==> flow/design.v <==
module booth_sel(
  input [2:0] src,
  output [3:0] sel
);
wire y_add,y,y_sub;
wire sel_negative,sel_double_negative,sel_positive,sel_double_positive;
assign {y_add,y,y_sub} = src;
assign sel_negative =  y_add & (y & ~y_sub | ~y & y_sub);
assign sel_positive = ~y_add & (y & ~y_sub | ~y & y_sub);
assign sel_double_negative =  y_add & ~y & ~y_sub;
assign sel_double_positive = ~y_add &  y &  y_sub;
assign sel={sel_negative,sel_positive,sel_double_negative,sel_double_positive};
endmodule
module booth_result_sel(
  input [3:0] sel,
  input [1:0] src,
  output      p 
);
wire x,x_sub;
wire sel_negative,sel_double_negative,sel_positive,sel_double_positive;
assign {sel_negative,sel_positive,sel_double_negative,sel_double_positive}=sel;
assign {x,x_sub} =src;
assign p = ~(~(sel_negative & ~x) & ~(sel_double_negative & ~x_sub) 
           & ~(sel_positive & x ) & ~(sel_double_positive &  x_sub));
endmodule
module booth_partial
#(
    parameter WIDTH = 34
)
(
  input [2*WIDTH-1:0]  x_src,
  input [2:0] y_src,
  output [2*WIDTH-1:0]   p_result,
  output                cout 
);
wire y_add,y,y_sub;
assign {y_add,y,y_sub} = y_src;
wire [3:0] sel;
wire sel_negative,sel_double_negative,sel_positive,sel_double_positive;
assign {sel_negative,sel_positive,sel_double_negative,sel_double_positive}=sel;
assign cout=sel_negative || sel_double_negative;
booth_sel booth_sel(
    .src    (y_src),
    .sel    (sel)
);
booth_result_sel partial0(.sel (sel), .src ({x_src[0],1'b0}), .p (p_result[0]));
genvar x;
generate for ( x =1;x<WIDTH*2;x=x+1) begin : gen_partial
    booth_result_sel partial(.sel (sel), .src (x_src[x:x-1]), .p (p_result[x]));
end endgenerate
endmodule
module switch_17x68bits(
   input [1155:0] part_group,
      output [1155:0] sw_group
);
wire [67:0] po16,po15,po14,po13,po12,po11,po10,po09,po08,po07,po06,po05,po04,po03,po02,po01,po00;
assign {po16,po15,po14,po13,po12,po11,po10,po09,po08,po07,po06,po05,po04,po03,po02,po01,po00} = part_group;
genvar x;
generate for ( x =0;x<68;x=x+1) begin : gen_switch
    assign sw_group[(x+1)*17-1:x*17] = {po16[x],po15[x],po14[x],po13[x],po12[x],po11[x],po10[x],po09[x],
                                     po08[x],po07[x],po06[x],po05[x],po04[x],po03[x],po02[x],po01[x],po00[x]};
end endgenerate
endmodule
module walloc_17bits(
    input [16:0] src_in,
    input [13:0]  cin,
    output [13:0] cout_group,
    output      cout,s
);
wire [13:0] c;
wire [4:0] first_s;
csa csa0 (.in (src_in[16:14]), .cout (c[4]), .s (first_s[4]) );
csa csa1 (.in (src_in[13:11]), .cout (c[3]), .s (first_s[3]) );
csa csa2 (.in (src_in[10:08]), .cout (c[2]), .s (first_s[2]) );
csa csa3 (.in (src_in[07:05]), .cout (c[1]), .s (first_s[1]) );
csa csa4 (.in (src_in[04:02]), .cout (c[0]), .s (first_s[0]) );
wire [3:0] secnod_s;
csa csa5 (.in ({first_s[4:2]}             ), .cout (c[8]), .s (secnod_s[3]));
csa csa6 (.in ({first_s[1:0],src_in[1]}   ), .cout (c[7]), .s (secnod_s[2]));
csa csa7 (.in ({src_in[0],cin[4:3]}       ), .cout (c[6]), .s (secnod_s[1]));
csa csa8 (.in ({cin[2:0]}                 ), .cout (c[5]), .s (secnod_s[0]));
wire [1:0] thrid_s;
csa csa9 (.in (secnod_s[3:1]          ), .cout (c[10]), .s (thrid_s[1]));
csa csaA (.in ({secnod_s[0],cin[6:5]} ), .cout (c[09]), .s (thrid_s[0]));
wire [1:0] fourth_s;
csa csaB (.in ({thrid_s[1:0],cin[10]} ),  .cout (c[12]), .s (fourth_s[1]));
csa csaC (.in ({cin[9:7]             }),  .cout (c[11]), .s (fourth_s[0]));
wire fifth_s;
csa csaD (.in ({fourth_s[1:0],cin[11]}),  .cout (c[13]), .s (fifth_s));
csa csaE (.in ({fifth_s,cin[13:12]}   ),  .cout (cout),  .s  (s));
assign cout_group = c;
endmodule
module csa(
  input [2:0] in,
  output cout,s
);
wire a,b,cin;
assign a=in[2];
assign b=in[1];
assign cin=in[0];
assign s = a ^ b ^ cin;
assign cout = a & b | b & cin | a & cin;
endmodule
module booth_walloc# (parameter COMPUTER_WIDTH=32,parameter WIDTH =COMPUTER_WIDTH+2)
(
  input               clk           ,
  input               reset         ,
  input  [COMPUTER_WIDTH:0] src1,
  input  [COMPUTER_WIDTH:0] src2,
  input         in_valid,
  output reg    in_ready,
  output reg    out_valid,
  output [COMPUTER_WIDTH*2-1:0] result
);
reg [WIDTH-1:0] multiplier;
reg [WIDTH*2-1:0] multiplicand;
reg first_doing;
wire ready_to_doing;
assign ready_to_doing = in_ready && in_valid;
always@(posedge clk ) begin
      if (reset ) begin
        in_ready <=1'b0;
      end
      else begin
        in_ready<=1'b1;
      end
      if (ready_to_doing) begin
        first_doing<=1'b1;
      end
      else begin
        first_doing <= 1'b0;
      end
      out_valid <= first_doing;
end
always @(posedge clk ) begin
  if (ready_to_doing) begin
    multiplicand <= {{WIDTH{src1[COMPUTER_WIDTH]}},src1};
    multiplier <= {src2[COMPUTER_WIDTH],src2};
  end
end
wire [1155:0] part_group;
wire [16:0]   part_cout;
booth_partial part0 (.x_src (multiplicand), .y_src({multiplier[1:0],1'b0}), 
                        .p_result (part_group[67:0]), .cout(part_cout[0]));
genvar x;
generate for ( x =1;x<17;x=x+1) begin : gen_walloc_partial
booth_partial part (
                    .x_src ({multiplicand[2*WIDTH-1-2*x:0],
                    {2*x{1'b0}}}), 
                    .y_src({multiplier[(x+1)*2-1:x*2-1]}), 
                    .p_result (part_group[(x+1)*68-1:x*68]), .cout(part_cout[x]));
end endgenerate
wire [1155:0] swo_group; 
switch_17x68bits switch (.part_group (part_group), .sw_group (swo_group));
wire [937:0] wt_cout; 
wire [66:0]  wt_c;
wire [67:0]  wt_s;
walloc_17bits walloc00 (.src_in (swo_group[16:0]), .cin({part_cout[13:0]}), 
                    .cout_group (wt_cout[13:0]),  .cout(wt_c[0]), .s (wt_s[0]));
genvar y;
generate for ( y =1;y<67;y=y+1) begin : gen_walloc
walloc_17bits walloc  (.src_in (swo_group[(y+1)*17-1:y*17]), .cin({wt_cout[y*14-1:(y-1)*14]}), 
                    .cout_group (wt_cout[(y+1)*14-1:y*14]),  .cout(wt_c[y]), .s (wt_s[y]));
end endgenerate
walloc_17bits walloc67(.src_in (swo_group[1155:1139]), .cin({wt_cout[937:924]}), 
                    .cout_group (),  .cout(), .s (wt_s[67]));
reg [67:0] wt_s_buf,wt_c_buf;
reg  part_next_highest_bit;
always@(posedge clk ) begin
  if (first_doing) begin
    wt_c_buf <= {wt_c,part_cout[14]};
    wt_s_buf <= {wt_s};
    part_next_highest_bit <= part_cout[15];
  end
end
wire [WIDTH*2-1:0] adder_a;
wire [WIDTH*2-1:0] adder_b;
wire              adder_cin;
wire [WIDTH*2-1:0] adder_result;
wire        adder_cout;
assign adder_a   = wt_c_buf;
assign adder_b   = wt_s_buf;
assign adder_cin = part_next_highest_bit;
assign {adder_cout, adder_result} = adder_a + adder_b + {{WIDTH*2-2{1'b0}},adder_cin};
assign result = adder_result[COMPUTER_WIDTH*2-1:0];
endmodule
[Reports on booth_walloc]
The steps from the RTL of booth_walloc to its reports follow in flow order.
Lines are those of the file above, counted from 1.
Library cell names are shortened.
Not given: --
Set-up
  top: booth_walloc
  clock port: clk
  library: sky130hd
  corner: tt_025C_1v80

[Word-level counts]
Source: Yosys, flattened and elaborated, memories not mapped. Widths are those after wreduce; folded enables and synchronous resets count as part of the registers. Registers that Yosys merges into a memory's read port (data or address) are not register bits. Print and check cells do not count.
Word-level totals
  bits in registers: 198
  bits in latches: 0
  RAM bits: 0
  memory bits (read-only): 0
  clocked read ports x word width: 0
  memory cells: 0
  output and inout port bits: 66
  word-level cells: 15770
Cells by class
  add/sub/neg operators: 2
  multiply operators: 0
  div/mod/pow operators: 0
  $lt $le $gt $ge: 0
  equal/unequal tests: 0
  shifts and indexed selects: 0
  muxes and demuxes: 2
  bitwise operators: 15741
  reduce/logical cells: 17
Operators with widths (number)
  1-bit bitwise AND: 8186
  1-bit NOT: 4130
  1-bit OR: 1718
  1-bit bitwise XOR: 1707
  64-bit by 1-bit adder with 64-bit output: 1
  64-bit adder: 1
  1-bit logical OR: 16
  1-bit two-way mux: 2
  1-bit logical AND: 1

[Longest topological paths]
Depth = most cells in a row (Yosys ltp): at word level without a register or memory, in the mapped netlist without a sequential cell, where the memories' decode and read muxes count.
Depth
  word-level depth: 28
  ABC_AREA: 0
  gate-level depth with buffers: 21
  depth with buffers taken out: 20

[Mapped cells and area]
Source: synth_stat.txt of the flow (Yosys; design flattened, memories mapped). It holds for the ABC_AREA given above (unset counts as 0); a run with the other value may have another netlist.
Cell types
  fa_1: number 768, area in all 1.54E+04 um2
  edfxtp_1: number 195, area in all 5.86E+03 um2
  xor2_1: number 298, area in all 2.61E+03 um2
  xnor2_1: number 293, area in all 2.57E+03 um2
  inv_1: number 657, area in all 2.47E+03 um2
  nor2_1: number 522, area in all 1.96E+03 um2
  a22oi_1: number 246, area in all 1.85E+03 um2
  a211oi_1: number 210, area in all 1.58E+03 um2
  o21ai_0: number 293, area in all 1.47E+03 um2
  clkbuf_1: number 372, area in all 1.4E+03 um2
  ha_1: number 76, area in all 950.912 um2
  nand2_1: number 142, area in all 533.011 um2
  a21oi_1: number 91, area in all 455.437 um2
  mux2i_1: number 33, area in all 330.317 um2
  a221oi_1: number 35, area in all 306.544 um2
  buf_1: number 68, area in all 255.245 um2
  a21o_1: number 32, area in all 240.23 um2
  o221ai_1: number 22, area in all 192.685 um2
Not listed: further types 51, cells in them 247.
Synthesis totals
  cells in the netlist: 4600
  cell area after synthesis: 42208.0 um2
  sequential area: 5915.7 um2
  flip-flops: 198
By module: a second synthesis without flattening, with its own total; a netlist apart from the flattened one above.
Second synthesis, totals
  cells (unflattened synthesis): 6548
  area (unflattened synthesis): 66560.1 um2
Rows give one instance, submodules left out.
By module
  booth_result_sel: times used 1156, cells 3, area 23.8 um2, sequential area 0.0 um2
  csa: times used 960, cells 1, area 20.0 um2, sequential area 0.0 um2
  booth_walloc: times used 1, cells 760, area 9863.2 um2, sequential area 5915.7 um2
  switch_17x68bits: times used 1, cells 1156, area 8678.3 um2, sequential area 0.0 um2
  booth_sel: times used 17, cells 10, area 67.6 um2, sequential area 0.0 um2
  booth_partial: times used 17, cells 2, area 10.0 um2, sequential area 0.0 um2
  walloc_17bits: times used 64, cells 0, area 0.0 um2, sequential area 0.0 um2

[Worst setup path after synthesis]
Path of least setup slack by OpenSTA after synthesis, without wires, with an ideal clock, recovery checks aside; 20% of the period is set as input and as output delay. Where synthesis merged equal registers, the netlist keeps one of their names.
Timing path post-synthesis
  path kind: reg-to-reg
  start: reg multiplier[0]
  end: reg (no name shown)
  clock period: 7.5 ns
  launch time at the first pin: 0.000 ns
  arrival time: 7.433 ns
  slack: -0.212 ns
  path delay: 7.712 ns
  stages: 18
  synthesis period reached: 7.712 ns
"path delay" = arrival - input delay + setup time.
"stages": output pins that drive a net of the path, with the launching flip-flop's if there is one; two outputs of one cell count as two.
"synthesis period reached" is the clock period less the worst setup slack; recovery checks do not enter. This is arithmetic on one report: input and output delays are still those of the set period (20% each).
The rows between start and end are the longest chain of elaborated cells between them; the timing report does not say that the signal goes this way. Where chains are equally long, one stands for them.
Each line given opens the expression or statement behind the cell; cells for indexed reads and writes are added by Yosys, which also makes memories of some case tables.
Between the ends, post-synthesis
  cells stage by stage: edfxtp_1 > clkbuf_1 > nor2b_1 > clkbuf_1 > mux2i_1 > fa_1 > fa_1 > inv_1 > fa_1 > inv_1 > fa_1 > xor2_1 > xnor2_1 > xnor2_1 > xnor2_1 > xnor2_1 > xnor2_1 > xnor2_1
  length of the longest elaborated chain: 21
  elaborated cells on any way between the ends: 127
RTL lines, path post-synthesis
  start: declaration: RTL line 115  | reg [WIDTH-1:0] multiplier;
  start: assignment: RTL line 138  | multiplier <= {src2[COMPUTER_WIDTH],src2};
  1-bit NOT: RTL line 10  | assign sel_double_negative =  y_add & ~y & ~y_sub;
  1-bit bitwise AND: RTL line 10
  1-bit bitwise AND: RTL line 23  | assign p = ~(~(sel_negative & ~x) & ~(sel_double_negative & ~x_sub)
  1-bit NOT: RTL line 23
  1-bit bitwise AND x2: RTL line 23
  1-bit NOT: RTL line 23
  1-bit bitwise AND: RTL line 102  | assign cout = a & b | b & cin | a & cin;
  1-bit OR x2: RTL line 102
  1-bit bitwise AND: RTL line 102
  1-bit OR x2: RTL line 102
  1-bit bitwise AND: RTL line 102
  1-bit OR x2: RTL line 102
  1-bit bitwise AND: RTL line 102
  1-bit OR x2: RTL line 102
  1-bit bitwise XOR x2: RTL line 101  | assign s = a ^ b ^ cin;

[Path in the finished layout]
From the final timing report of job 1: the path of least setup slack in the routed layout; clock arrival at registers is part of the times.
Timing path post-layout
  path kind: reg-to-output
  start: reg (no name shown)
  end: out result[55]
  clock period: 7.5 ns
  output delay: 1.50 ns
  launch time at the first pin: 0.58 ns
  arrival time: 5.72 ns
  slack: 0.28 ns
  stages: 13
The rows between start and end are the longest chain of elaborated cells between them; the timing report does not say that the signal goes this way. Where chains are equally long, one stands for them.
Between the ends, post-layout
  cells stage by stage: edfxtp_1 > inv_1 > fa_1 > nand2b_1 > a21oi_1 > o2111ai_1 > o21ai_2 > a311oi_1 > o21ai_1 > nand4_1 > nand3_1 > nor4b_1 > clkdlybuf4s50_1
  length of the longest elaborated chain: 2
  elaborated cells on any way between the ends: 2
  source lines of those cells: 1
RTL lines, path post-layout
  64-bit adder: RTL line 184  | assign {adder_cout, adder_result} = adder_a + adder_b + {{WIDTH*2-2{1'b0}},adder_cin};
  64-bit by 1-bit adder with 64-bit output: RTL line 184
  end: declaration: RTL line 113  | output [COMPUTER_WIDTH*2-1:0] result

Lab notebook: booth_walloc

Measured results for booth_walloc: 3 stored runs of the Yosys and OpenROAD flow on sky130hd. The settings differ; the order carries no meaning. The constraints put input and output delay at 20% of the set period each and load the outputs with 0.01 pF.
"achieved clock period (ns)" = clock period - worst setup slack. The figure is calculated, with input and output delays left at 20% of the set period.
"worst setup path time (ns)" means the part of the period allowed to the worst setup path (the constraints hold back 20% at inputs and 20% at outputs) less its slack; where the path has registers, the arrival times of their clocks count too.
"finish__power__total": no workload was simulated; the value follows from the tool's default switching activity.

Flow files of job 1
==> flow/run.sh <==
#!/bin/bash
# the make line also repeats the synthesis and layout settings of config.mk as NAME=value (left out here)
make -C /OpenROAD-flow-scripts/flow DESIGN_CONFIG=/design/flow/config.mk WORK_HOME=/design/flow/orfs CLKGATE_MAP_FILE= finish
==> flow/config.mk <==
export PLATFORM = sky130hd
export DESIGN_NAME = booth_walloc
export DESIGN_NICKNAME = booth_walloc
export VERILOG_FILES = /design/flow/design.v
export SDC_FILE = /design/flow/constraint.sdc
export NUM_CORES = 4
export LEC_CHECK = 0
export CAP_MARGIN = 20
export CELL_PAD_IN_SITES_DETAIL_PLACEMENT = 2
export CORE_MARGIN = 5
export CORE_UTILIZATION = 40
export GPL_ROUTABILITY_DRIVEN = 0
export SLEW_MARGIN = 20
==> flow/constraint.sdc <==
create_clock -name core_clock -period 7.5 [get_ports {clk}]
set_input_delay 1.5000 -clock core_clock [delete_from_list [all_inputs] [get_ports {clk}]]
set_output_delay 1.5000 -clock core_clock [all_outputs]
set_load 0.01 [all_outputs]

report of job 1
yosys chip area after synthesis (um^2): 42208.0
finish__design__die__area: 112118.0
finish__design__instance__area__stdcell: 45559.9
finish__design__instance__utilization: 0.4334
finish__timing__setup__ws: 0.279
finish__timing__setup__tns: 0.000
finish__timing__hold__ws: 0.643
finish__power__total: 2.557e-02
achieved clock period (ns): 7.221
worst setup path time (ns): 5.72
worst setup path kind: reg-to-output

Flow files of job 2
==> flow/run.sh <==
#!/bin/bash
# the make line also repeats the synthesis and layout settings of config.mk as NAME=value (left out here)
make -C /OpenROAD-flow-scripts/flow DESIGN_CONFIG=/design/flow/config.mk WORK_HOME=/design/flow/orfs CLKGATE_MAP_FILE= finish
==> flow/config.mk <==
export PLATFORM = sky130hd
export DESIGN_NAME = booth_walloc
export DESIGN_NICKNAME = booth_walloc
export VERILOG_FILES = /design/flow/design.v
export SDC_FILE = /design/flow/constraint.sdc
export NUM_CORES = 4
export LEC_CHECK = 0
export CAP_MARGIN = 20
export CELL_PAD_IN_SITES_DETAIL_PLACEMENT = 1
export CELL_PAD_IN_SITES_GLOBAL_PLACEMENT = 2
export CORE_MARGIN = 2
export CORE_UTILIZATION = 52
export CTS_CLUSTER_SIZE = 26
export GPL_ROUTABILITY_DRIVEN = 1
export HOLD_SLACK_MARGIN = 0.02
export MAX_ROUTING_LAYER = met5
export MIN_ROUTING_LAYER = met1
export PLACE_DENSITY = 0.52
export SLEW_MARGIN = 20
==> flow/constraint.sdc <==
create_clock -name core_clock -period 4.97 [get_ports {clk}]
set_input_delay 0.9940 -clock core_clock [delete_from_list [all_inputs] [get_ports {clk}]]
set_output_delay 0.9940 -clock core_clock [all_outputs]
set_load 0.01 [all_outputs]

report of job 2
yosys chip area after synthesis (um^2): 42208.0
finish__design__die__area: 83463.2
finish__design__instance__area__stdcell: 54415.9
finish__design__instance__utilization: 0.6767
finish__timing__setup__ws: -0.711
finish__timing__setup__tns: -33.672
finish__timing__hold__ws: 0.812
finish__power__total: 3.870e-02
achieved clock period (ns): 5.681
worst setup path time (ns): 5.68
worst setup path kind: reg-to-reg

Flow files of job 3
==> flow/run.sh <==
#!/bin/bash
# the make line also repeats the synthesis and layout settings of config.mk as NAME=value (left out here)
make -C /OpenROAD-flow-scripts/flow DESIGN_CONFIG=/design/flow/config.mk WORK_HOME=/design/flow/orfs CLKGATE_MAP_FILE= finish
==> flow/config.mk <==
export PLATFORM = sky130hd
export DESIGN_NAME = booth_walloc
export DESIGN_NICKNAME = booth_walloc
export VERILOG_FILES = /design/flow/design.v
export SDC_FILE = /design/flow/constraint.sdc
export NUM_CORES = 4
export LEC_CHECK = 0
export ABC_AREA = 1
export CAP_MARGIN = 25
export CELL_PAD_IN_SITES_GLOBAL_PLACEMENT = 3
export CORE_ASPECT_RATIO = 0.59
export CORE_MARGIN = 9
export CORE_UTILIZATION = 19
export CTS_CLUSTER_DIAMETER = 183
export CTS_CLUSTER_SIZE = 41
export GPL_ROUTABILITY_DRIVEN = 1
export GPL_TIMING_DRIVEN = 1
export MAX_ROUTING_LAYER = met4
export MIN_ROUTING_LAYER = met1
export PLACE_DENSITY_LB_ADDON = 0.28
export SLEW_MARGIN = 20
export TNS_END_PERCENT = 50
==> flow/constraint.sdc <==
create_clock -name core_clock -period 7.56 [get_ports {clk}]
set_input_delay 1.5120 -clock core_clock [delete_from_list [all_inputs] [get_ports {clk}]]
set_output_delay 1.5120 -clock core_clock [all_outputs]
set_load 0.01 [all_outputs]

report of job 3
yosys chip area after synthesis (um^2): 41908.9
finish__design__die__area: 238395.0
finish__design__instance__area__stdcell: 47599.4
finish__design__instance__utilization: 0.2187
finish__timing__setup__ws: 1.100
finish__timing__setup__tns: 0.000
finish__timing__hold__ws: 0.715
finish__power__total: 2.194e-02
achieved clock period (ns): 6.460
worst setup path time (ns): 6.46
worst setup path kind: reg-to-reg
